==> flow/design.v <==
module tcp_parser (
    input  wire        clk,
    input  wire        rst,
    input  wire        ip_payload_valid,
    input  wire [7:0]  ip_payload_data,
    input  wire        ip_payload_start,    
    input  wire        ip_payload_end,      
    output wire [15:0] tcp_src_port,
    output wire [15:0] tcp_dst_port,
    output wire [31:0] tcp_seq_num,
    output wire [31:0] tcp_ack_num,
    output wire [3:0]  tcp_data_offset,
    output wire [7:0]  tcp_flags,
    output wire [15:0] tcp_window,
    output wire        tcp_flag_syn,
    output wire        tcp_flag_ack,
    output wire        tcp_flag_fin,
    output wire        tcp_flag_rst,
    output wire        tcp_flag_psh,
    output reg         tcp_payload_valid,
    output reg  [7:0]  tcp_payload_data,
    output reg         tcp_payload_start,
    output reg         tcp_payload_end,
    output reg         tcp_header_valid,
    output reg         tcp_parse_error
);
    localparam [2:0] IDLE         = 3'd0,
                     PARSE_HEADER = 3'd1,
                     SKIP_OPTIONS = 3'd2,
                     PAYLOAD      = 3'd3,
                     ERROR_STATE  = 3'd4;
    reg [2:0]  state;
    reg [5:0]  byte_cnt;
    reg [15:0] src_port_reg;
    reg [15:0] dst_port_reg;
    reg [31:0] seq_num_reg;
    reg [31:0] ack_num_reg;
    reg [3:0]  data_offset_reg;
    reg [7:0]  flags_reg;
    reg [15:0] window_reg;
    reg [5:0]  header_len;
    reg        header_done;
    reg        payload_active;
    always @(posedge clk) begin
        if (rst) begin
            state           <= IDLE;
            byte_cnt        <= 6'd0;
            src_port_reg    <= 16'd0;
            dst_port_reg    <= 16'd0;
            seq_num_reg     <= 32'd0;
            ack_num_reg     <= 32'd0;
            data_offset_reg <= 4'd0;
            flags_reg       <= 8'd0;
            window_reg      <= 16'd0;
            header_len      <= 6'd0;
            header_done     <= 1'b0;
            payload_active  <= 1'b0;
            tcp_header_valid  <= 1'b0;
            tcp_parse_error   <= 1'b0;
            tcp_payload_start <= 1'b0;
            tcp_payload_end   <= 1'b0;
            tcp_payload_valid <= 1'b0;
        end else begin
            tcp_header_valid  <= 1'b0;
            tcp_parse_error   <= 1'b0;
            tcp_payload_start <= 1'b0;
            tcp_payload_end   <= 1'b0;
            tcp_payload_valid <= 1'b0;
            case (state)
                IDLE: begin
                    header_done    <= 1'b0;
                    payload_active <= 1'b0;
                    if (ip_payload_start && ip_payload_valid) begin
                        src_port_reg[15:8] <= ip_payload_data;
                        byte_cnt <= 6'd1;
                        state <= PARSE_HEADER;
                    end
                end
                PARSE_HEADER: begin
                    if (ip_payload_valid) begin
                        case (byte_cnt)
                            6'd1:  src_port_reg[7:0]   <= ip_payload_data;
                            6'd2:  dst_port_reg[15:8]  <= ip_payload_data;
                            6'd3:  dst_port_reg[7:0]   <= ip_payload_data;
                            6'd4:  seq_num_reg[31:24]  <= ip_payload_data;
                            6'd5:  seq_num_reg[23:16]  <= ip_payload_data;
                            6'd6:  seq_num_reg[15:8]   <= ip_payload_data;
                            6'd7:  seq_num_reg[7:0]    <= ip_payload_data;
                            6'd8:  ack_num_reg[31:24]  <= ip_payload_data;
                            6'd9:  ack_num_reg[23:16]  <= ip_payload_data;
                            6'd10: ack_num_reg[15:8]   <= ip_payload_data;
                            6'd11: ack_num_reg[7:0]    <= ip_payload_data;
                            6'd12: begin
                                data_offset_reg <= ip_payload_data[7:4];
                                header_len <= {ip_payload_data[7:4], 2'b00};
                            end
                            6'd13: flags_reg          <= ip_payload_data;
                            6'd14: window_reg[15:8]   <= ip_payload_data;
                            6'd15: window_reg[7:0]    <= ip_payload_data;
                            6'd19: begin
                                if (header_len > 6'd20) begin
                                    state <= SKIP_OPTIONS;
                                end else begin
                                    header_done <= 1'b1;
                                    tcp_header_valid <= 1'b1;
                                    state <= PAYLOAD;
                                end
                            end
                            default: ;
                        endcase
                        byte_cnt <= byte_cnt + 6'd1;
                        if (ip_payload_end && byte_cnt < 6'd19) begin
                            tcp_parse_error <= 1'b1;
                            state <= ERROR_STATE;
                        end
                    end
                end
                SKIP_OPTIONS: begin
                    if (ip_payload_valid) begin
                        byte_cnt <= byte_cnt + 6'd1;
                        if (byte_cnt >= header_len - 6'd1) begin
                            header_done <= 1'b1;
                            tcp_header_valid <= 1'b1;
                            state <= PAYLOAD;
                        end
                        if (ip_payload_end && byte_cnt < header_len - 6'd1) begin
                            tcp_parse_error <= 1'b1;
                            state <= ERROR_STATE;
                        end
                    end
                end
                PAYLOAD: begin
                    if (ip_payload_valid) begin
                        tcp_payload_valid <= 1'b1;
                        tcp_payload_data <= ip_payload_data;
                        if (!payload_active) begin
                            tcp_payload_start <= 1'b1;
                            payload_active <= 1'b1;
                        end
                        if (ip_payload_end) begin
                            tcp_payload_end <= 1'b1;
                            payload_active <= 1'b0;
                            state <= IDLE;
                        end
                    end
                end
                ERROR_STATE: begin
                    if (ip_payload_end)
                        state <= IDLE;
                end
                default: state <= IDLE;
            endcase
            if (ip_payload_end && state != IDLE && state != PAYLOAD) begin
                tcp_parse_error <= 1'b1;
                state <= IDLE;
            end
        end
    end
    assign tcp_src_port    = src_port_reg;
    assign tcp_dst_port    = dst_port_reg;
    assign tcp_seq_num     = seq_num_reg;
    assign tcp_ack_num     = ack_num_reg;
    assign tcp_data_offset = data_offset_reg;
    assign tcp_flags       = flags_reg;
    assign tcp_window      = window_reg;
    assign tcp_flag_fin = flags_reg[0];
    assign tcp_flag_syn = flags_reg[1];
    assign tcp_flag_rst = flags_reg[2];
    assign tcp_flag_psh = flags_reg[3];
    assign tcp_flag_ack = flags_reg[4];
endmodule
module soupbintcp_handler (
    input  wire        clk,
    input  wire        rst,
    input  wire        tcp_payload_valid,
    input  wire [7:0]  tcp_payload_data,
    input  wire        tcp_payload_start,
    input  wire        tcp_payload_end,
    output reg         itch_msg_valid,
    output reg  [7:0]  itch_msg_data,
    output reg         itch_msg_start,
    output reg         itch_msg_end,
    output wire        session_active,
    output wire [63:0] session_sequence,
    output wire [7:0]  pkt_type,
    output reg         pkt_type_valid,
    output reg         pkt_heartbeat,
    output reg         pkt_login_accepted,
    output reg         pkt_login_rejected,
    output reg         pkt_end_session,
    output wire [31:0] seq_data_count,
    output wire [31:0] heartbeat_count,
    output reg         parse_error
);
    localparam [7:0] SOUP_DEBUG          = 8'h2B;   
    localparam [7:0] SOUP_LOGIN_ACCEPTED = 8'h41;   
    localparam [7:0] SOUP_HEARTBEAT      = 8'h48;   
    localparam [7:0] SOUP_LOGIN_REJECTED = 8'h4A;   
    localparam [7:0] SOUP_SEQ_DATA       = 8'h53;   
    localparam [7:0] SOUP_UNSEQ_DATA     = 8'h55;   
    localparam [7:0] SOUP_END_SESSION    = 8'h5A;   
    localparam [2:0] IDLE            = 3'd0,
                     READ_LENGTH_MSB = 3'd1,
                     READ_LENGTH_LSB = 3'd2,
                     READ_TYPE       = 3'd3,
                     READ_PAYLOAD    = 3'd4,
                     SKIP_PAYLOAD    = 3'd5,
                     ERROR_STATE     = 3'd6;
    reg [2:0]  state;
    reg [15:0] pkt_length;
    reg [7:0]  pkt_type_reg;
    reg [15:0] payload_cnt;
    reg [15:0] payload_len;      
    reg        session_active_reg;
    reg [63:0] session_seq_reg;
    reg [31:0] seq_data_cnt;
    reg [31:0] heartbeat_cnt;
    reg        is_seq_data;
    reg        first_payload;
    always @(posedge clk) begin
        if (rst) begin
            state              <= IDLE;
            pkt_length         <= 16'd0;
            pkt_type_reg       <= 8'd0;
            payload_cnt        <= 16'd0;
            payload_len        <= 16'd0;
            session_active_reg <= 1'b0;
            session_seq_reg    <= 64'd0;
            seq_data_cnt       <= 32'd0;
            heartbeat_cnt      <= 32'd0;
            is_seq_data        <= 1'b0;
            first_payload      <= 1'b0;
            itch_msg_valid     <= 1'b0;
            itch_msg_start     <= 1'b0;
            itch_msg_end       <= 1'b0;
            pkt_type_valid     <= 1'b0;
            pkt_heartbeat      <= 1'b0;
            pkt_login_accepted <= 1'b0;
            pkt_login_rejected <= 1'b0;
            pkt_end_session    <= 1'b0;
            parse_error        <= 1'b0;
        end else begin
            itch_msg_valid     <= 1'b0;
            itch_msg_start     <= 1'b0;
            itch_msg_end       <= 1'b0;
            pkt_type_valid     <= 1'b0;
            pkt_heartbeat      <= 1'b0;
            pkt_login_accepted <= 1'b0;
            pkt_login_rejected <= 1'b0;
            pkt_end_session    <= 1'b0;
            parse_error        <= 1'b0;
            case (state)
                IDLE: begin
                    is_seq_data   <= 1'b0;
                    first_payload <= 1'b0;
                    if (tcp_payload_start && tcp_payload_valid) begin
                        pkt_length[15:8] <= tcp_payload_data;
                        state <= READ_LENGTH_LSB;
                    end else if (tcp_payload_valid) begin
                        pkt_length[15:8] <= tcp_payload_data;
                        state <= READ_LENGTH_LSB;
                    end
                end
                READ_LENGTH_MSB: begin
                    if (tcp_payload_valid) begin
                        pkt_length[15:8] <= tcp_payload_data;
                        state <= READ_LENGTH_LSB;
                    end
                end
                READ_LENGTH_LSB: begin
                    if (tcp_payload_valid) begin
                        pkt_length[7:0] <= tcp_payload_data;
                        state <= READ_TYPE;
                    end
                end
                READ_TYPE: begin
                    if (tcp_payload_valid) begin
                        pkt_type_reg <= tcp_payload_data;
                        pkt_type_valid <= 1'b1;
                        payload_len <= pkt_length - 16'd1;
                        payload_cnt <= 16'd0;
                        case (tcp_payload_data)
                            SOUP_HEARTBEAT: begin
                                pkt_heartbeat <= 1'b1;
                                heartbeat_cnt <= heartbeat_cnt + 32'd1;
                                state <= IDLE;
                            end
                            SOUP_LOGIN_ACCEPTED: begin
                                pkt_login_accepted <= 1'b1;
                                session_active_reg <= 1'b1;
                                if (pkt_length > 16'd1) state <= SKIP_PAYLOAD;
                                else                    state <= IDLE;
                            end
                            SOUP_LOGIN_REJECTED: begin
                                pkt_login_rejected <= 1'b1;
                                session_active_reg <= 1'b0;
                                if (pkt_length > 16'd1) state <= SKIP_PAYLOAD;
                                else                    state <= IDLE;
                            end
                            SOUP_END_SESSION: begin
                                pkt_end_session <= 1'b1;
                                session_active_reg <= 1'b0;
                                state <= IDLE;
                            end
                            SOUP_SEQ_DATA: begin
                                is_seq_data <= 1'b1;
                                first_payload <= 1'b1;
                                seq_data_cnt <= seq_data_cnt + 32'd1;
                                session_seq_reg <= session_seq_reg + 64'd1;
                                if (pkt_length > 16'd1) state <= READ_PAYLOAD;
                                else                    state <= IDLE;
                            end
                            SOUP_UNSEQ_DATA: begin
                                if (pkt_length > 16'd1) state <= SKIP_PAYLOAD;
                                else                    state <= IDLE;
                            end
                            SOUP_DEBUG: begin
                                if (pkt_length > 16'd1) state <= SKIP_PAYLOAD;
                                else                    state <= IDLE;
                            end
                            default: begin
                                parse_error <= 1'b1;
                                if (pkt_length > 16'd1) state <= SKIP_PAYLOAD;
                                else                    state <= IDLE;
                            end
                        endcase
                    end
                end
                READ_PAYLOAD: begin
                    if (tcp_payload_valid) begin
                        itch_msg_valid <= 1'b1;
                        itch_msg_data <= tcp_payload_data;
                        if (first_payload) begin
                            itch_msg_start <= 1'b1;
                            first_payload <= 1'b0;
                        end
                        payload_cnt <= payload_cnt + 16'd1;
                        if (payload_cnt >= payload_len - 16'd1) begin
                            itch_msg_end <= 1'b1;
                            state <= IDLE;
                        end
                        if (tcp_payload_end) begin
                            if (payload_cnt < payload_len - 16'd1)
                                itch_msg_end <= 1'b1;
                            state <= IDLE;
                        end
                    end
                end
                SKIP_PAYLOAD: begin
                    if (tcp_payload_valid) begin
                        payload_cnt <= payload_cnt + 16'd1;
                        if (payload_cnt >= payload_len - 16'd1)
                            state <= IDLE;
                        if (tcp_payload_end)
                            state <= IDLE;
                    end
                end
                ERROR_STATE: begin
                    if (tcp_payload_end)
                        state <= IDLE;
                end
                default: state <= IDLE;
            endcase
            if (tcp_payload_end && state != IDLE) begin
                if (state == READ_PAYLOAD && is_seq_data)
                    itch_msg_end <= 1'b1;
                state <= IDLE;
            end
        end
    end
    assign session_active   = session_active_reg;
    assign session_sequence = session_seq_reg;
    assign pkt_type         = pkt_type_reg;
    assign seq_data_count   = seq_data_cnt;
    assign heartbeat_count  = heartbeat_cnt;
endmodule
module asx_itch_parser (
    input  wire        clk,
    input  wire        rst,
    input  wire        itch_msg_valid,
    input  wire [7:0]  itch_msg_data,
    input  wire        itch_msg_start,
    input  wire        itch_msg_end,
    output reg         msg_valid,
    output wire [7:0]  msg_type,
    output reg         msg_error,
    output wire [31:0] timestamp,
    output wire [63:0] order_id,
    output wire [31:0] orderbook_id,
    output wire        side,
    output reg         add_order_valid,
    output reg         add_order_start,
    output wire [63:0] quantity,
    output wire [31:0] price,
    output wire [15:0] order_attributes,
    output reg         order_executed_valid,
    output wire [63:0] exec_quantity,
    output wire [63:0] match_id,
    output wire [31:0] combo_group_id,
    output reg         order_cancel_valid,
    output wire [63:0] cancel_quantity,
    output reg         order_delete_valid,
    output reg         order_replace_valid,
    output wire [63:0] new_order_id,
    output wire [63:0] new_quantity,
    output wire [31:0] new_price,
    output reg         directory_valid,
    output wire [63:0] symbol,
    output wire [95:0] isin,
    output wire [7:0]  price_decimals,
    output wire [31:0] round_lot_size,
    output reg         system_event_valid,
    output wire [7:0]  event_code,
    output wire [31:0] total_messages,
    output wire [31:0] parse_errors
);
    localparam [2:0] IDLE        = 3'd0,
                     READ_TYPE   = 3'd1,
                     COUNT_BYTES = 3'd2,
                     COMPLETE    = 3'd3,
                     ERROR_STATE = 3'd4;
    localparam [7:0] ASX_MSG_TIMESTAMP         = 8'h54;   
    localparam [7:0] ASX_MSG_SYSTEM_EVENT      = 8'h53;   
    localparam [7:0] ASX_MSG_ORDER_BOOK_DIR    = 8'h52;   
    localparam [7:0] ASX_MSG_COMBINATION_LEG   = 8'h4D;   
    localparam [7:0] ASX_MSG_TICK_SIZE         = 8'h4C;   
    localparam [7:0] ASX_MSG_ORDER_BOOK_STATE  = 8'h4F;   
    localparam [7:0] ASX_MSG_ADD_ORDER         = 8'h41;   
    localparam [7:0] ASX_MSG_ADD_ORDER_ATTRIB  = 8'h46;   
    localparam [7:0] ASX_MSG_ORDER_EXECUTED    = 8'h45;   
    localparam [7:0] ASX_MSG_ORDER_EXEC_PRICE  = 8'h43;   
    localparam [7:0] ASX_MSG_ORDER_CANCEL      = 8'h58;   
    localparam [7:0] ASX_MSG_ORDER_DELETE      = 8'h44;   
    localparam [7:0] ASX_MSG_ORDER_REPLACE     = 8'h55;   
    localparam [7:0] ASX_MSG_TRADE             = 8'h50;   
    localparam [7:0] ASX_MSG_CROSS_TRADE       = 8'h51;   
    localparam [7:0] ASX_MSG_BROKEN_TRADE      = 8'h42;   
    function [7:0] get_asx_msg_length;
        input [7:0] t;
        begin
            case (t)
                ASX_MSG_TIMESTAMP:        get_asx_msg_length = 8'd5;
                ASX_MSG_SYSTEM_EVENT:     get_asx_msg_length = 8'd6;
                ASX_MSG_ORDER_BOOK_DIR:   get_asx_msg_length = 8'd57;
                ASX_MSG_COMBINATION_LEG:  get_asx_msg_length = 8'd21;
                ASX_MSG_TICK_SIZE:        get_asx_msg_length = 8'd22;
                ASX_MSG_ORDER_BOOK_STATE: get_asx_msg_length = 8'd10;
                ASX_MSG_ADD_ORDER:        get_asx_msg_length = 8'd39;
                ASX_MSG_ADD_ORDER_ATTRIB: get_asx_msg_length = 8'd40;
                ASX_MSG_ORDER_EXECUTED:   get_asx_msg_length = 8'd31;
                ASX_MSG_ORDER_EXEC_PRICE: get_asx_msg_length = 8'd40;
                ASX_MSG_ORDER_CANCEL:     get_asx_msg_length = 8'd19;
                ASX_MSG_ORDER_DELETE:     get_asx_msg_length = 8'd15;
                ASX_MSG_ORDER_REPLACE:    get_asx_msg_length = 8'd45;
                ASX_MSG_TRADE:            get_asx_msg_length = 8'd37;
                ASX_MSG_CROSS_TRADE:      get_asx_msg_length = 8'd41;
                ASX_MSG_BROKEN_TRADE:     get_asx_msg_length = 8'd15;
                default:                  get_asx_msg_length = 8'd0;
            endcase
        end
    endfunction
    reg [2:0]  state;
    reg [7:0]  current_msg_type;
    reg [7:0]  expected_length;
    reg [7:0]  byte_counter;
    reg [31:0] timestamp_reg;
    reg [63:0] order_id_reg;
    reg [31:0] orderbook_id_reg;
    reg        side_reg;
    reg [63:0] quantity_reg;
    reg [31:0] price_reg;
    reg [15:0] order_attributes_reg;
    reg [63:0] exec_quantity_reg;
    reg [7:0]  event_code_reg;
    reg [31:0] msg_counter;
    reg [31:0] error_counter;
    wire [7:0] new_len = get_asx_msg_length(itch_msg_data);
    wire [8:0] byte_counter_p1 = {1'b0, byte_counter} + 9'd1;
    wire       last_byte       = byte_counter_p1 >= {1'b0, expected_length};
    always @(posedge clk) begin
        if (rst) begin
            state                <= IDLE;
            current_msg_type     <= 8'd0;
            expected_length      <= 8'd0;
            byte_counter         <= 8'd0;
            msg_counter          <= 32'd0;
            error_counter        <= 32'd0;
            msg_valid            <= 1'b0;
            msg_error            <= 1'b0;
            add_order_valid      <= 1'b0;
            add_order_start      <= 1'b0;
            order_executed_valid <= 1'b0;
            order_cancel_valid   <= 1'b0;
            order_delete_valid   <= 1'b0;
            order_replace_valid  <= 1'b0;
            directory_valid      <= 1'b0;
            system_event_valid   <= 1'b0;
        end else begin
            msg_valid            <= 1'b0;
            msg_error            <= 1'b0;
            add_order_valid      <= 1'b0;
            add_order_start      <= 1'b0;
            order_executed_valid <= 1'b0;
            order_cancel_valid   <= 1'b0;
            order_delete_valid   <= 1'b0;
            order_replace_valid  <= 1'b0;
            directory_valid      <= 1'b0;
            system_event_valid   <= 1'b0;
            case (state)
                IDLE: begin
                    if (itch_msg_start && itch_msg_valid) begin
                        current_msg_type <= itch_msg_data;
                        expected_length  <= new_len;
                        byte_counter     <= 8'd1;
                        if (itch_msg_data == ASX_MSG_ADD_ORDER)
                            add_order_start <= 1'b1;
                        if (new_len == 8'd0)
                            state <= ERROR_STATE;
                        else
                            state <= COUNT_BYTES;
                    end
                end
                READ_TYPE: begin
                    state <= IDLE;
                end
                COUNT_BYTES: begin
                    if (itch_msg_valid) begin
                        if (current_msg_type == ASX_MSG_ADD_ORDER) begin
                            case (byte_counter)
                            8'd1: timestamp_reg[31:24] <= itch_msg_data;
                            8'd2: timestamp_reg[23:16] <= itch_msg_data;
                            8'd3: timestamp_reg[15:8] <= itch_msg_data;
                            8'd4: timestamp_reg[7:0] <= itch_msg_data;
                            8'd5: order_id_reg[63:56] <= itch_msg_data;
                            8'd6: order_id_reg[55:48] <= itch_msg_data;
                            8'd7: order_id_reg[47:40] <= itch_msg_data;
                            8'd8: order_id_reg[39:32] <= itch_msg_data;
                            8'd9: order_id_reg[31:24] <= itch_msg_data;
                            8'd10: order_id_reg[23:16] <= itch_msg_data;
                            8'd11: order_id_reg[15:8] <= itch_msg_data;
                            8'd12: order_id_reg[7:0] <= itch_msg_data;
                            8'd13: orderbook_id_reg[31:24] <= itch_msg_data;
                            8'd14: orderbook_id_reg[23:16] <= itch_msg_data;
                            8'd15: orderbook_id_reg[15:8] <= itch_msg_data;
                            8'd16: orderbook_id_reg[7:0] <= itch_msg_data;
                            8'd17: side_reg <= (itch_msg_data == 8'h42);
                            8'd18: quantity_reg[63:56] <= itch_msg_data;
                            8'd19: quantity_reg[55:48] <= itch_msg_data;
                            8'd20: quantity_reg[47:40] <= itch_msg_data;
                            8'd21: quantity_reg[39:32] <= itch_msg_data;
                            8'd22: quantity_reg[31:24] <= itch_msg_data;
                            8'd23: quantity_reg[23:16] <= itch_msg_data;
                            8'd24: quantity_reg[15:8] <= itch_msg_data;
                            8'd25: quantity_reg[7:0] <= itch_msg_data;
                            8'd26: price_reg[31:24] <= itch_msg_data;
                            8'd27: price_reg[23:16] <= itch_msg_data;
                            8'd28: price_reg[15:8] <= itch_msg_data;
                            8'd29: price_reg[7:0] <= itch_msg_data;
                            8'd30: order_attributes_reg[15:8] <= itch_msg_data;
                            8'd31: order_attributes_reg[7:0] <= itch_msg_data;
                            default: ;
                            endcase
                        end else if (current_msg_type == ASX_MSG_ORDER_EXECUTED) begin
                            case (byte_counter)
                            8'd1: timestamp_reg[31:24] <= itch_msg_data;
                            8'd2: timestamp_reg[23:16] <= itch_msg_data;
                            8'd3: timestamp_reg[15:8] <= itch_msg_data;
                            8'd4: timestamp_reg[7:0] <= itch_msg_data;
                            8'd5: order_id_reg[63:56] <= itch_msg_data;
                            8'd6: order_id_reg[55:48] <= itch_msg_data;
                            8'd7: order_id_reg[47:40] <= itch_msg_data;
                            8'd8: order_id_reg[39:32] <= itch_msg_data;
                            8'd9: order_id_reg[31:24] <= itch_msg_data;
                            8'd10: order_id_reg[23:16] <= itch_msg_data;
                            8'd11: order_id_reg[15:8] <= itch_msg_data;
                            8'd12: order_id_reg[7:0] <= itch_msg_data;
                            8'd13: orderbook_id_reg[31:24] <= itch_msg_data;
                            8'd14: orderbook_id_reg[23:16] <= itch_msg_data;
                            8'd15: orderbook_id_reg[15:8] <= itch_msg_data;
                            8'd16: orderbook_id_reg[7:0] <= itch_msg_data;
                            8'd17: side_reg <= (itch_msg_data == 8'h42);
                            8'd18: exec_quantity_reg[63:56] <= itch_msg_data;
                            8'd19: exec_quantity_reg[55:48] <= itch_msg_data;
                            8'd20: exec_quantity_reg[47:40] <= itch_msg_data;
                            8'd21: exec_quantity_reg[39:32] <= itch_msg_data;
                            8'd22: exec_quantity_reg[31:24] <= itch_msg_data;
                            8'd23: exec_quantity_reg[23:16] <= itch_msg_data;
                            8'd24: exec_quantity_reg[15:8] <= itch_msg_data;
                            8'd25: exec_quantity_reg[7:0] <= itch_msg_data;
                            default: ;
                            endcase
                        end else if (current_msg_type == ASX_MSG_ORDER_DELETE) begin
                            case (byte_counter)
                            8'd1: timestamp_reg[31:24] <= itch_msg_data;
                            8'd2: timestamp_reg[23:16] <= itch_msg_data;
                            8'd3: timestamp_reg[15:8] <= itch_msg_data;
                            8'd4: timestamp_reg[7:0] <= itch_msg_data;
                            8'd5: order_id_reg[63:56] <= itch_msg_data;
                            8'd6: order_id_reg[55:48] <= itch_msg_data;
                            8'd7: order_id_reg[47:40] <= itch_msg_data;
                            8'd8: order_id_reg[39:32] <= itch_msg_data;
                            8'd9: order_id_reg[31:24] <= itch_msg_data;
                            8'd10: order_id_reg[23:16] <= itch_msg_data;
                            8'd11: order_id_reg[15:8] <= itch_msg_data;
                            8'd12: order_id_reg[7:0] <= itch_msg_data;
                            8'd13: orderbook_id_reg[31:24] <= itch_msg_data;
                            8'd14: orderbook_id_reg[23:16] <= itch_msg_data;
                            default: ;
                            endcase
                        end else if (current_msg_type == ASX_MSG_SYSTEM_EVENT) begin
                            case (byte_counter)
                            8'd1: timestamp_reg[31:24] <= itch_msg_data;
                            8'd2: timestamp_reg[23:16] <= itch_msg_data;
                            8'd3: timestamp_reg[15:8] <= itch_msg_data;
                            8'd4: timestamp_reg[7:0] <= itch_msg_data;
                            8'd5: event_code_reg <= itch_msg_data;
                            default: ;
                            endcase
                        end
                        if (last_byte)
                            state <= COMPLETE;
                        byte_counter <= byte_counter + 8'd1;
                        if (itch_msg_end) begin
                            if (!last_byte)
                                state <= ERROR_STATE;
                            else
                                state <= COMPLETE;
                        end
                    end
                end
                COMPLETE: begin
                    msg_counter <= msg_counter + 32'd1;
                    msg_valid <= 1'b1;
                    case (current_msg_type)
                        ASX_MSG_ADD_ORDER:      add_order_valid <= 1'b1;
                        ASX_MSG_ORDER_EXECUTED: order_executed_valid <= 1'b1;
                        ASX_MSG_ORDER_CANCEL:   order_cancel_valid <= 1'b1;
                        ASX_MSG_ORDER_DELETE:   order_delete_valid <= 1'b1;
                        ASX_MSG_ORDER_REPLACE:  order_replace_valid <= 1'b1;
                        ASX_MSG_ORDER_BOOK_DIR: directory_valid <= 1'b1;
                        ASX_MSG_SYSTEM_EVENT:   system_event_valid <= 1'b1;
                        default: ;
                    endcase
                    state <= IDLE;
                end
                ERROR_STATE: begin
                    msg_error <= 1'b1;
                    error_counter <= error_counter + 32'd1;
                    state <= IDLE;
                end
                default: state <= IDLE;
            endcase
        end
    end
    assign msg_type         = current_msg_type;
    assign timestamp        = timestamp_reg;
    assign order_id         = order_id_reg;
    assign orderbook_id     = orderbook_id_reg;
    assign side             = side_reg;
    assign quantity         = quantity_reg;
    assign price            = price_reg;
    assign order_attributes = order_attributes_reg;
    assign exec_quantity    = exec_quantity_reg;
    assign match_id         = 64'd0;
    assign combo_group_id   = 32'd0;
    assign cancel_quantity  = 64'd0;
    assign new_order_id     = 64'd0;
    assign new_quantity     = 64'd0;
    assign new_price        = 32'd0;
    assign symbol           = 64'd0;
    assign isin             = 96'd0;
    assign price_decimals   = 8'd0;
    assign round_lot_size   = 32'd0;
    assign event_code       = event_code_reg;
    assign total_messages   = msg_counter;
    assign parse_errors     = error_counter;
endmodule
module asx_soupbintcp_itch (
    input  wire        clk,
    input  wire        rst,
    input  wire        ip_payload_valid,
    input  wire [7:0]  ip_payload_data,
    input  wire        ip_payload_start,
    input  wire        ip_payload_end,
    output wire [15:0] tcp_src_port,
    output wire [15:0] tcp_dst_port,
    output wire [31:0] tcp_seq_num,
    output wire [31:0] tcp_ack_num,
    output wire [3:0] tcp_data_offset,
    output wire [7:0] tcp_flags,
    output wire [15:0] tcp_window,
    output wire tcp_flag_syn,
    output wire tcp_flag_ack,
    output wire tcp_flag_fin,
    output wire tcp_flag_rst,
    output wire tcp_flag_psh,
    output wire tcp_header_valid,
    output wire tcp_parse_error,
    output wire session_active,
    output wire [63:0] session_sequence,
    output wire [7:0] pkt_type,
    output wire pkt_type_valid,
    output wire pkt_heartbeat,
    output wire pkt_login_accepted,
    output wire pkt_login_rejected,
    output wire pkt_end_session,
    output wire [31:0] seq_data_count,
    output wire [31:0] heartbeat_count,
    output wire parse_error,
    output wire msg_valid,
    output wire [7:0] msg_type,
    output wire msg_error,
    output wire [31:0] timestamp,
    output wire [63:0] order_id,
    output wire [31:0] orderbook_id,
    output wire side,
    output wire add_order_valid,
    output wire add_order_start,
    output wire [63:0] quantity,
    output wire [31:0] price,
    output wire [15:0] order_attributes,
    output wire order_executed_valid,
    output wire [63:0] exec_quantity,
    output wire order_cancel_valid,
    output wire order_delete_valid,
    output wire order_replace_valid,
    output wire directory_valid,
    output wire system_event_valid,
    output wire [7:0] event_code,
    output wire [31:0] total_messages,
    output wire [31:0] parse_errors
);
    wire       tcp_payload_valid;
    wire [7:0] tcp_payload_data;
    wire       tcp_payload_start;
    wire       tcp_payload_end;
    wire       itch_tcp_valid;
    wire [7:0] itch_tcp_data;
    wire       itch_tcp_start;
    wire       itch_tcp_end;
    wire [63:0] unused_match_id;
    wire [31:0] unused_combo_group_id;
    wire [63:0] unused_cancel_quantity;
    wire [63:0] unused_new_order_id;
    wire [63:0] unused_new_quantity;
    wire [31:0] unused_new_price;
    wire [63:0] unused_symbol;
    wire [95:0] unused_isin;
    wire [7:0] unused_price_decimals;
    wire [31:0] unused_round_lot_size;
    tcp_parser tcp_parser_inst (
        .clk               (clk),
        .rst               (rst),
        .ip_payload_valid  (ip_payload_valid),
        .ip_payload_data   (ip_payload_data),
        .ip_payload_start  (ip_payload_start),
        .ip_payload_end    (ip_payload_end),
        .tcp_src_port      (tcp_src_port),
        .tcp_dst_port      (tcp_dst_port),
        .tcp_seq_num       (tcp_seq_num),
        .tcp_ack_num       (tcp_ack_num),
        .tcp_data_offset   (tcp_data_offset),
        .tcp_flags         (tcp_flags),
        .tcp_window        (tcp_window),
        .tcp_flag_syn      (tcp_flag_syn),
        .tcp_flag_ack      (tcp_flag_ack),
        .tcp_flag_fin      (tcp_flag_fin),
        .tcp_flag_rst      (tcp_flag_rst),
        .tcp_flag_psh      (tcp_flag_psh),
        .tcp_header_valid  (tcp_header_valid),
        .tcp_parse_error   (tcp_parse_error),
        .tcp_payload_valid (tcp_payload_valid),
        .tcp_payload_data  (tcp_payload_data),
        .tcp_payload_start (tcp_payload_start),
        .tcp_payload_end   (tcp_payload_end)
    );
    soupbintcp_handler soupbintcp_inst (
        .clk                (clk),
        .rst                (rst),
        .tcp_payload_valid  (tcp_payload_valid),
        .tcp_payload_data   (tcp_payload_data),
        .tcp_payload_start  (tcp_payload_start),
        .tcp_payload_end    (tcp_payload_end),
        .itch_msg_valid     (itch_tcp_valid),
        .itch_msg_data      (itch_tcp_data),
        .itch_msg_start     (itch_tcp_start),
        .itch_msg_end       (itch_tcp_end),
        .session_active     (session_active),
        .session_sequence   (session_sequence),
        .pkt_type           (pkt_type),
        .pkt_type_valid     (pkt_type_valid),
        .pkt_heartbeat      (pkt_heartbeat),
        .pkt_login_accepted (pkt_login_accepted),
        .pkt_login_rejected (pkt_login_rejected),
        .pkt_end_session    (pkt_end_session),
        .seq_data_count     (seq_data_count),
        .heartbeat_count    (heartbeat_count),
        .parse_error        (parse_error)
    );
    asx_itch_parser asx_itch_inst (
        .clk                  (clk),
        .rst                  (rst),
        .itch_msg_valid       (itch_tcp_valid),
        .itch_msg_data        (itch_tcp_data),
        .itch_msg_start       (itch_tcp_start),
        .itch_msg_end         (itch_tcp_end),
        .msg_valid            (msg_valid),
        .msg_type             (msg_type),
        .msg_error            (msg_error),
        .timestamp            (timestamp),
        .order_id             (order_id),
        .orderbook_id         (orderbook_id),
        .side                 (side),
        .add_order_valid      (add_order_valid),
        .add_order_start      (add_order_start),
        .quantity             (quantity),
        .price                (price),
        .order_attributes     (order_attributes),
        .order_executed_valid (order_executed_valid),
        .exec_quantity        (exec_quantity),
        .order_cancel_valid   (order_cancel_valid),
        .order_delete_valid   (order_delete_valid),
        .order_replace_valid  (order_replace_valid),
        .directory_valid      (directory_valid),
        .system_event_valid   (system_event_valid),
        .event_code           (event_code),
        .total_messages       (total_messages),
        .parse_errors         (parse_errors),
        .match_id             (unused_match_id),
        .combo_group_id       (unused_combo_group_id),
        .cancel_quantity      (unused_cancel_quantity),
        .new_order_id         (unused_new_order_id),
        .new_quantity         (unused_new_quantity),
        .new_price            (unused_new_price),
        .symbol               (unused_symbol),
        .isin                 (unused_isin),
        .price_decimals       (unused_price_decimals),
        .round_lot_size       (unused_round_lot_size)
    );
endmodule
Lab notebook: asx_soupbintcp_itch

## Reports on asx_soupbintcp_itch

Tool output for the design above before and after an edit, in the order of the flow.
Lines under "unedited" count in the file above, lines under "edited" in the edited file.
"difference" is "edited" less "unedited", of the values as shown; "relative change" is that difference over "unedited", in percent.
Cell names lack the library's common part.
The mark n/a stands for no value.

- Top: asx_soupbintcp_itch
- Clock: clk
- Standard-cell library: sky130hd
- Library corner: tt_025C_1v80

## Edit of the RTL

Unified diff, file above to edited file.
The edit is scripted: it alters the design's behaviour and was not made to optimise anything.

```diff
@@ -119,5 +119,5 @@
                     if (ip_payload_valid) begin
                         byte_cnt <= byte_cnt + 6'd1;
-                        if (byte_cnt >= header_len - 6'd1) begin
+                        begin
                             header_done <= 1'b1;
                             tcp_header_valid <= 1'b1;
```

## Elaborated design

Counts by Yosys on the flattened word-level netlist (proc, flatten, opt, wreduce; memories kept). Register bits leave out memories and registers merged into their read ports (data or address). Print and check cells are left out.

Cells by class:

| item | unedited | edited | difference | relative change (%) |
|---|---|---|---|---|
| reduce/logical cells | 102 | 102 | 0 | 0.00 |
| add/sub/neg operators | 12 | 12 | 0 | 0.00 |
| equality and inequality tests | 108 | 107 | -1 | -0.93 |
| bitwise logic cells | 12 | 12 | 0 | 0.00 |
| magnitude comparators | 8 | 7 | -1 | -12.50 |
| muxes and demuxes | 160 | 157 | -3 | -1.88 |

Operators by type and width:

| cell | unedited | edited | difference | relative change (%) |
|---|---|---|---|---|
| two-way mux 1 bit | 46 | 44 | -2 | -4.35 |
| two-way mux 3 bit | 25 | 24 | -1 | -4.00 |
| AND reduction 5 bit | 15 | 16 | +1 | +6.67 |
| AND reduction 6 bit | 9 | 8 | -1 | -11.11 |
| != test 3 x 1 -> 1 bit with constant B | 2 | 1 | -1 | -50.00 |
| >= comparator 6 bit | 1 | 0 | -1 | -100.00 |

Unchanged operator kinds not shown: 59.

Storage and ports:

| item | unedited | edited | difference | relative change (%) |
|---|---|---|---|---|
| output and inout bits | 669 | 669 | 0 | 0.00 |
| bits of input ports | 13 | 13 | 0 | 0.00 |
| register bits | 768 | 768 | 0 | 0.00 |
| word-level cells | 505 | 500 | -5 | -0.99 |

## Depth

Longest topological path by Yosys (ltp), each cell counted once; first at word level (registers and memories cut), then after technology mapping (sequential cells cut; the memories' decode and read muxes count).

Logic depth:

| item | unedited | edited | difference | relative change (%) |
|---|---|---|---|---|
| word-level depth | 9 | 9 | 0 | 0.00 |
| ABC_AREA | 0 | 0 | n/a | n/a |
| depth in mapped cells | 13 | 12 | -1 | -7.69 |
| depth with buffers taken out | 13 | 12 | -1 | -7.69 |

## Netlist

Yosys stat after the flow's synthesis: flattened, memories mapped to cells. It holds for the ABC_AREA given above (unset counts as 0); a run with the other value may have another netlist.

Mapped netlist:

| item | unedited | edited | difference | relative change (%) |
|---|---|---|---|---|
| area of sequential cells (um^2) | 18607.8 | 18607.8 | 0.0 | 0.00 |
| buffers | 139 | 138 | -1 | -0.72 |
| cells in the netlist | 2751 | 2701 | -50 | -1.82 |
| chip area (Yosys) (um^2) | 29658.4 | 29568.4 | -90.0 | -0.30 |
| mapped flip-flops | 765 | 765 | 0 | 0.00 |

Cell types:

| type | unedited | edited | difference | relative change (%) |
|---|---|---|---|---|
| nand2_1 | 286 | 266 | -20 | -6.99 |
| xnor2_1 | 115 | 95 | -20 | -17.39 |
| xor2_1 | 81 | 101 | +20 | +24.69 |
| nor3_1 | 80 | 64 | -16 | -20.00 |
| inv_1 | 68 | 52 | -16 | -23.53 |
| clkbuf_1 | 124 | 111 | -13 | -10.48 |
| nor4_1 | 42 | 29 | -13 | -30.95 |
| or4_1 | 18 | 6 | -12 | -66.67 |
| and3_1 | 31 | 42 | +11 | +35.48 |
| o31ai_1 | 13 | 2 | -11 | -84.62 |
| and4_1 | 18 | 28 | +10 | +55.56 |
| nand3_1 | 154 | 163 | +9 | +5.84 |
| mux2i_1 | 57 | 63 | +6 | +10.53 |
| and2_1 | 11 | 17 | +6 | +54.55 |
| a22oi_1 | 6 | 0 | -6 | -100.00 |
| nand2b_1 | 18 | 13 | -5 | -27.78 |
| nor3_2 | 0 | 5 | +5 | n/a |
| nand4_1 | 61 | 57 | -4 | -6.56 |

Unchanged cell types not shown: 13.
The list need not be complete.
By module: a second synthesis without flattening, with its own total; a netlist apart from the flattened one above.

Unflattened totals:

| item | unedited | edited | difference | relative change (%) |
|---|---|---|---|---|
| cell total of the unflattened synthesis | 3373 | 3408 | +35 | +1.04 |
| area total of the unflattened synthesis (um^2) | 34556.9 | 34650.7 | +93.8 | +0.27 |

Each row is one instance without its submodules.

By module, unedited:

| module | times used | sequential area (um^2) | area (um^2) | cells |
|---|---|---|---|---|
| asx_itch_parser | 1 | 11400.9 | 18437.7 | 1481 |
| soupbintcp_handler | 1 | 4224.1 | 10302.4 | 1225 |
| tcp_parser | 1 | 3022.9 | 5816.8 | 667 |
| asx_soupbintcp_itch | 1 | 0.0 | 0.0 | 0 |

By module, edited:

| module | times used | sequential area (um^2) | area (um^2) | cells |
|---|---|---|---|---|
| asx_itch_parser | 1 | 11400.9 | 18437.7 | 1481 |
| soupbintcp_handler | 1 | 4224.1 | 10302.4 | 1225 |
| tcp_parser | 1 | 3022.9 | 5910.7 | 702 |
| asx_soupbintcp_itch | 1 | 0.0 | 0.0 | 0 |

## Timing after synthesis

OpenSTA on the mapped netlist: ideal clock, no wires. The path of least setup slack (recovery checks aside). Input and output delay are each 20% of the period. Register names are those of the netlist, which keeps one name where synthesis merged equal registers.

Timing path post-synthesis:

| item | unedited | edited | difference | relative change (%) |
|---|---|---|---|---|
| path type | input to register | register to register | n/a | n/a |
| start | in rst | reg soupbintcp_inst.payload_len[2] | n/a | n/a |
| end | reg asx_itch_inst.price_reg[24] | reg soupbintcp_inst.state[0] | n/a | n/a |
| clock period (ps) | 5000 | 5000 | 0 | 0.00 |
| delay of the path (ps) | 1873 | 3081 | +1208 | +64.50 |
| external input delay (ps) | 1000 | n/a | n/a | n/a |
| arrival time (ps) | 2503 | 2960 | +457 | +18.26 |
| setup time (ps) | 370 | 121 | -249 | n/a |
| data required time (ps) | 4630 | 4879 | +249 | +5.38 |
| launch time at the first pin (ps) | 1000 | 0 | -1000 | -100.00 |
| path buffers | 1 | 0 | -1 | -100.00 |
| setup slack (ps) | 2127 | 1919 | -208 | n/a |
| driving pins on the path | 6 | 13 | +7 | +116.67 |
| period reached after synthesis (ps) | 2873 | 3081 | +208 | +7.24 |

"delay of the path" is the arrival time less input delay plus setup time.
"driving pins on the path": output pins that drive a net of the path, with the launching flip-flop's if there is one; two outputs of one cell count as two.
"period reached after synthesis" = period - worst setup slack (recovery checks aside). The figure is calculated, with input and output delays left at 20% of the set period.
Between the ends stands the longest chain of elaborated cells between them, by number of cells; it is not shown to be the way that was timed. Of several equally long chains one is given.
Each line given opens the expression or statement behind the cell; cells for indexed reads and writes are added by Yosys, which also makes memories of some case tables.
At most two assigning lines are given for a register; there are more.

Between the ends, post-synthesis, unedited:
- Path through: nand2b_1 nor4_1 nand2_1 or3_1 clkbuf_1 nor2_1
- Length of the longest elaborated chain: 2
- Elaborated cells between the ends (all ways): 2
- RTL lines with such cells: 0
- Classes of those cells: 1 x logic; 1 x reduce/logical

RTL lines, path post-synthesis, unedited:

| item | line | text |
|---|---|---|
| from (decl) | 680 | `input  wire        rst,` |
| inverter 1 bit | n/a |  |
| AND reduction 5 bit | n/a |  |
| to (assign) | 555 | `8'd26: price_reg[31:24] <= itch_msg_data;` |
| to (decl) | 471 | `reg [31:0] price_reg;` |

Between the ends, post-synthesis, edited:
- Path through: dfxtp_1 or4_1 nor2_1 nand2_1 nor4_1 xnor2_1 ha_1 nand3_1 nor2_1 or4_1 o2111ai_1 nand2_1 mux2_2
- Length of the longest elaborated chain: 6
- Elaborated cells between the ends (all ways): 8
- Classes of those cells: 1 x add/sub; 1 x compare; 1 x eq/ne; 4 x mux; 1 x reduce/logical

RTL lines, path post-synthesis, edited:

| item | line | text |
|---|---|---|
| from (decl) | 213 | `reg [15:0] payload_len;` |
| from (assign) | 226 | `payload_len        <= 16'd0;` |
| from (assign) | 280 | `payload_len <= pkt_length - 16'd1;` |
| subtractor 16 x 1 -> 16 bit | 352 | `if (payload_cnt >= payload_len - 16'd1)` |
| >= comparator 16 bit | 352 |  |
| two-way mux 3 bit | 352 |  |
| two-way mux 3 bit | 354 | `if (tcp_payload_end)` |
| two-way mux 3 bit | 350 | `if (tcp_payload_valid) begin` |
| case mux 3 bit (select 6 bit) | 252 | `case (state)` |
| to (assign) | 258 | `state <= READ_LENGTH_LSB;` |
| to (assign) | 261 | `state <= READ_LENGTH_LSB;` |
| to (decl) | 209 | `reg [2:0]  state;` |

## Path in the finished layout

From the final timing report of each run of set A: the path of least setup slack in the routed layout; clock arrival at registers is part of the times.
The report prints the path's times to 10 ps; the period is as set.

Timing path after layout:

| item | unedited | edited | difference | relative change (%) |
|---|---|---|---|---|
| path type | register to register | register to register | n/a | n/a |
| start | reg tcp_parser_inst.tcp_payload_data[7] | reg soupbintcp_inst.payload_len[2] | n/a | n/a |
| end | reg soupbintcp_inst.session_seq_reg[49] | reg soupbintcp_inst.state[0] | n/a | n/a |
| setup time (ps) | 90 | 110 | +20 | n/a |
| data required time (ps) | 4170 | 4150 | -20 | -0.48 |
| launch time at the first pin (ps) | 630 | 620 | -10 | -1.59 |
| path buffers | 0 | 0 | 0 | n/a |
| setup slack (ps) | 300 | 290 | -10 | n/a |
| clock period (ps) | 3630 | 3630 | 0 | 0.00 |
| driving pins on the path | 7 | 13 | +6 | +85.71 |
| arrival time (ps) | 3870 | 3850 | -20 | -0.52 |

Between the ends stands the longest chain of elaborated cells between them, by number of cells; it is not shown to be the way that was timed. Of several equally long chains one is given.
At most two assigning lines are given for a register; there are more.

Between the ends, after layout, unedited:
- Path through: edfxtp_1 or3b_1 nor4_4 nand2_1 or4_1 or4_1 a21oi_1
- Length of the longest elaborated chain: 2
- Elaborated cells between the ends (all ways): 2
- RTL lines with such cells: 1
- Classes of those cells: 1 x eq/ne; 1 x reduce/logical

RTL lines, path after layout, unedited:

| item | line | text |
|---|---|---|
| from (decl) | 21 | `output reg  [7:0]  tcp_payload_data,` |
| from (assign) | 135 | `tcp_payload_data <= ip_payload_data;` |
| equality test 8 x 7 -> 1 bit | 282 | `case (tcp_payload_data)` |
| AND reduction 3 bit | n/a |  |
| to (assign) | 228 | `session_seq_reg    <= 64'd0;` |
| to (assign) | 309 | `session_seq_reg <= session_seq_reg + 64'd1;` |
| to (decl) | 215 | `reg [63:0] session_seq_reg;` |

Between the ends, after layout, edited:
- Path through: dfxtp_1 or4_1 nor2_2 nand2_1 nor4_1 xnor2_1 ha_1 nand3_1 nor2_1 or4_1 o2111ai_1 nand2_1 mux2_2
- Length of the longest elaborated chain: 6
- Elaborated cells between the ends (all ways): 8
- Classes of those cells: 1 x add/sub; 1 x compare; 1 x eq/ne; 4 x mux; 1 x reduce/logical

RTL lines, path after layout, edited:

| item | line | text |
|---|---|---|
| from (decl) | 213 | `reg [15:0] payload_len;` |
| from (assign) | 226 | `payload_len        <= 16'd0;` |
| from (assign) | 280 | `payload_len <= pkt_length - 16'd1;` |
| subtractor 16 x 1 -> 16 bit | 352 | `if (payload_cnt >= payload_len - 16'd1)` |
| >= comparator 16 bit | 352 |  |
| two-way mux 3 bit | 352 |  |
| two-way mux 3 bit | 354 | `if (tcp_payload_end)` |
| two-way mux 3 bit | 350 | `if (tcp_payload_valid) begin` |
| case mux 3 bit (select 6 bit) | 252 | `case (state)` |
| to (assign) | 258 | `state <= READ_LENGTH_LSB;` |
| to (assign) | 261 | `state <= READ_LENGTH_LSB;` |
| to (decl) | 209 | `reg [2:0]  state;` |

## Flow runs

Both versions went through the flow (Yosys, OpenROAD) with the same settings in each pair. Constraints: input delay and output delay 20% of the set period each, output load 0.01 pF.

Flow settings, set A:
- CORE_UTILIZATION: 40
- period_ns: 3.63
- CAP_MARGIN: 20
- CORE_MARGIN: 2
- SLEW_MARGIN: 20

Results, set A:

| item | unedited | edited | difference | relative change (%) |
|---|---|---|---|---|
| cell area after synthesis (um^2) | 29658.4 | 29568.4 | -90.0 | -0.30 |
| area of the die (um^2) | 76338.9 | 76112.5 | -226.4 | -0.30 |
| total power of the final layout (mW) | 17.854 | 18.049 | +0.195 | +1.09 |
| standard-cell area after routing (um^2) | 40526.4 | 40319.9 | -206.5 | -0.51 |
| worst slack on setup checks (ps) | 302 | 293 | -9 | n/a |

Flow settings, set B:
- ABC_AREA: 1
- CAP_MARGIN: 30
- CELL_PAD_IN_SITES_GLOBAL_PLACEMENT: 1
- CORE_ASPECT_RATIO: 1.4
- CORE_MARGIN: 2
- CORE_UTILIZATION: 46
- CTS_CLUSTER_DIAMETER: 214
- CTS_CLUSTER_SIZE: 75
- MIN_ROUTING_LAYER: met1
- PLACE_DENSITY_LB_ADDON: 0.25
- SLEW_MARGIN: 15
- TNS_END_PERCENT: 25
- period_ns: 5.52

Results, set B:

| item | unedited | edited | difference | relative change (%) |
|---|---|---|---|---|
| cell area after synthesis (um^2) | 31936.9 | 31908.1 | -28.8 | -0.09 |
| area of the die (um^2) | 71580.8 | 71517.5 | -63.3 | -0.09 |
| total power of the final layout (mW) | 8.600 | 8.295 | -0.305 | -3.55 |
| standard-cell area after routing (um^2) | 40234.8 | 40191.0 | -43.8 | -0.11 |
| worst slack on setup checks (ps) | 2391 | 2381 | -10 | n/a |

By "total power of the final layout" is meant OpenSTA's value without simulated activity: inputs other than the clock are taken to toggle once in ten clock periods, and the tool carries that through the logic.
